==> flow/design.v <==
module multiplier #(parameter width_p="inv")
  ( input      [width_p-1:0] a_i
  , input      [width_p-1:0] b_i
  , output [(2*width_p)-1:0] c_o
  );
  assign c_o = a_i * b_i;
endmodule
module chip_top
  ( input          clk_i
  , input          reset_i
  , input          v_i
  , input  [31:0]  a_i
  , input  [31:0]  b_i
  , output         v_o
  , output [63:0]  c_o
  );
  reg        v_r, v_o_r;
  reg [31:0] a_r, b_r;
  reg [63:0] c_r;
  wire [63:0] c_n;
  multiplier #(.width_p(32)) MULT
    (.a_i(a_r)
    ,.b_i(b_r)
    ,.c_o(c_n)
    );
  always @(posedge clk_i) begin
    if (reset_i) begin
      v_r   <= 1'b0;
      v_o_r <= 1'b0;
    end else begin
      v_r   <= v_i;
      v_o_r <= v_r;
    end
    a_r <= a_i;
    b_r <= b_i;
    c_r <= c_n;
  end
  assign v_o = v_o_r;
  assign c_o = c_r;
endmodule
# Step by step through the tools: chip_top
# The steps from the RTL of chip_top to its reports follow in flow order.
# Lines are those of the file above, counted from 1.
# Library cell names are shortened.
# The mark - stands for no value.
# design
design	chip_top
clk_port	clk_i
lib	sky130hd
lib_corner	tt_025C_1v80

# Word level
# Counts by Yosys on the flattened word-level netlist (proc, flatten, opt, wreduce; memories kept). Register bits leave out memories and registers merged into their read ports (data or address); mux counts leave out enables and synchronous resets folded into registers. Print and check cells are left out. Cells with the same type and inputs are merged into one.
# word_totals
ff_bits	130
input_bits	67
out_inout_bits	65
# op_classes
multipliers	1
# op_table
cell	n
32-bit by 32-bit multiplier with 64-bit output	1

# Depth
# Longest topological path by Yosys (ltp), each cell counted once; first at word level (registers and memories cut), then after technology mapping (sequential cells cut; the memories' decode and read muxes count).
# depth
ltp_word	1
abc_area	1
depth_mapped	30

# After synthesis
# The flow's flattened synthesis, as Yosys stat reports it; memories are mapped. The netlist is that of the ABC_AREA named above (0 if unset); the other value can give another one.
# The area totals of this step are shown rounded.
# by_type
cell_type	n	type_area_um2
fa_1	896	1.79E+04
inv_1	1728	6.49E+03
nand2_1	1568	5.89E+03
ha_1	263	3.29E+03
dfxtp_1	130	2.6E+03
clkbuf_1	192	720.691
nor2_1	84	315.302
nand3_1	62	310.298
xor2_1	32	280.269
a21oi_1	45	225.216
nand4_1	16	100.096
nor2_2	14	87.584
o21bai_1	11	82.579
nor3_1	12	60.058
nor2_4	5	56.304
nand2_2	7	43.792
nand3_2	4	40.038
nor3_2	4	40.038
# Not listed: further types 5, cells in them 16.
# synth_totals
mapped_cells	5089
synth_area_um2	38680
ff_cells	130
buf_cells	192

# Worst setup path after synthesis
# Source: OpenSTA report_checks on the synthesized netlist (no wires, ideal clock, input and output delay 20% of the period each), path of least setup slack; recovery checks are left aside. Register names are those of the netlist, which keeps one name where synthesis merged equal registers.
# synth_timing
path_type	register to register
startpoint	register a_r[25]
endpoint	register c_r[62]
tclk_ns	7.5
setup_ns	0.112
t_first_pin_ns	0.000
t_arrival_ns	6.097
required_time_ns	7.388
setup_slack_ns	1.290
delay_ns	6.209
driving_pins	26
path_buffers	1
period_less_setup_slack_ns	6.21
# "delay_ns" = arrival - input delay + setup time.
# "driving_pins": output pins that drive a net of the path, with the launching flip-flop's if there is one; two outputs of one cell count as two.
# "period_less_setup_slack_ns" = period - worst setup slack (recovery checks aside). The figure is calculated, with input and output delays left at 20% of the set period.
# Between the ends stands the longest chain of elaborated cells between them, by number of cells; it is not shown to be the way that was timed. Of several equally long chains one is given.
# A line is the first line of the expression or statement that the cell stems from. Yosys adds cells for indexed reads and writes and turns some case tables into memories.
# synth_via
cell_sequence	dfxtp_1 clkbuf_1 nand2_1 fa_1 inv_1 fa_1 inv_1 fa_1 inv_1 fa_1 fa_1 fa_1 fa_1 inv_1 fa_1 inv_1 ha_1 nand2_2 nor2_1 inv_2 nor2_4 nand2_1 nor3_1 nand2_1 nand3_1 nand2_1
elab_chain_len	1
cells_between	1
lines_between	1
# synth_lines
item	line	source
start, declared	18	reg [31:0] a_r, b_r;
start, assigned	34	a_r <= a_i;
32-bit by 32-bit multiplier with 64-bit output	6	assign c_o = a_i * b_i;
end, assigned	36	c_r <= c_n;
end, declared	19	reg [63:0] c_r;

# Timing after layout
# Path of least setup slack in the final report of entry A (OpenROAD, finished layout, wires in). Where an end is a register, its clock arrival counts in the times.
# layout_timing
path_type	register to register
startpoint	register a_r[29]
endpoint	register c_r[52]
tclk_ns	7.5
setup_ns	0.10
t_first_pin_ns	0.54
t_arrival_ns	7.69
required_time_ns	7.93
setup_slack_ns	0.24
driving_pins	23
path_buffers	0
# Between the ends stands the longest chain of elaborated cells between them, by number of cells; it is not shown to be the way that was timed. Of several equally long chains one is given.
# layout_via
cell_sequence	dfxtp_1 nand2_1 fa_1 inv_1 fa_1 inv_1 fa_1 fa_1 inv_1 fa_1 fa_1 fa_1 fa_1 ha_1 nand2_1 nor2_2 inv_2 nor3_2 nand2_1 nand2_1 nand2_1 nand4_1 nand2_1
elab_chain_len	1
cells_between	1
lines_between	1
# layout_lines
item	line	source
start, declared	18	reg [31:0] a_r, b_r;
start, assigned	34	a_r <= a_i;
32-bit by 32-bit multiplier with 64-bit output	6	assign c_o = a_i * b_i;
end, assigned	36	c_r <= c_n;
end, declared	19	reg [63:0] c_r;

# Stored flow runs of chip_top (4 of them; Yosys, OpenROAD, sky130hd). They differ in their settings and are not a sequence. Constraints: input delay and output delay 20% of the set period each, output load 0.01 pF.
# By "period_reached_ns" is meant the clock period of the run minus its worst setup slack. This is arithmetic on one report: input and output delays are still those of the set period (20% each).
# "worst_path_allowed_less_slack_ns": the worst setup path's part of the clock period (all of it between registers, 20% less for each end at a port) less its slack. A launch clock that arrives late makes it longer, a capture clock that arrives late makes it shorter.
# The results are shown rounded.
# Settings: n/a = not set for that run.
# Among the results, n/a means that no value is shown for the run.
item,entry A,entry B,entry C,entry D
ABC_AREA,1,n/a,n/a,n/a
CELL_PAD_IN_SITES_GLOBAL_PLACEMENT,3,n/a,n/a,n/a
CORE_MARGIN,9,9,6,2
CORE_UTILIZATION,40,64,40,40
CTS_CLUSTER_DIAMETER,391,233,n/a,n/a
CTS_CLUSTER_SIZE,57,14,14,n/a
HOLD_SLACK_MARGIN,0.14,0.29,0.15,n/a
MAX_ROUTING_LAYER,met5,n/a,n/a,n/a
MIN_ROUTING_LAYER,met2,met2,n/a,n/a
period_ns,7.5,7.5,7.5,7.5
CAP_MARGIN,20,20,20,20
SLEW_MARGIN,20,20,20,20
CELL_PAD_IN_SITES_DETAIL_PLACEMENT,n/a,1,n/a,n/a
GPL_TIMING_DRIVEN,n/a,0,0,n/a
PLACE_DENSITY_LB_ADDON,n/a,0.07,0.07,n/a
TNS_END_PERCENT,n/a,65,n/a,n/a
synthArea_um2,38680,n/a,35870,35870
period_reached_ns,7.262,n/a,7.607,7.305
final_setup_tns_ns,0.000,n/a,-0.326,0.000
ws_hold_ns,0.417,n/a,0.449,0.453
timing.setup.ws_ns,0.238,n/a,-0.107,0.195
post_route_util_frac,0.449,n/a,0.48,0.475
total_die_area_um2,108200,n/a,97010,92090
worst_path_allowed_less_slack_ns,7.26,n/a,7.61,7.30
path_kind,register to register,n/a,register to register,register to register
finalCellArea_um2,42820,n/a,42590,42100
# Entry B: stopped before the end: clock tree synthesis reported DPL-0033
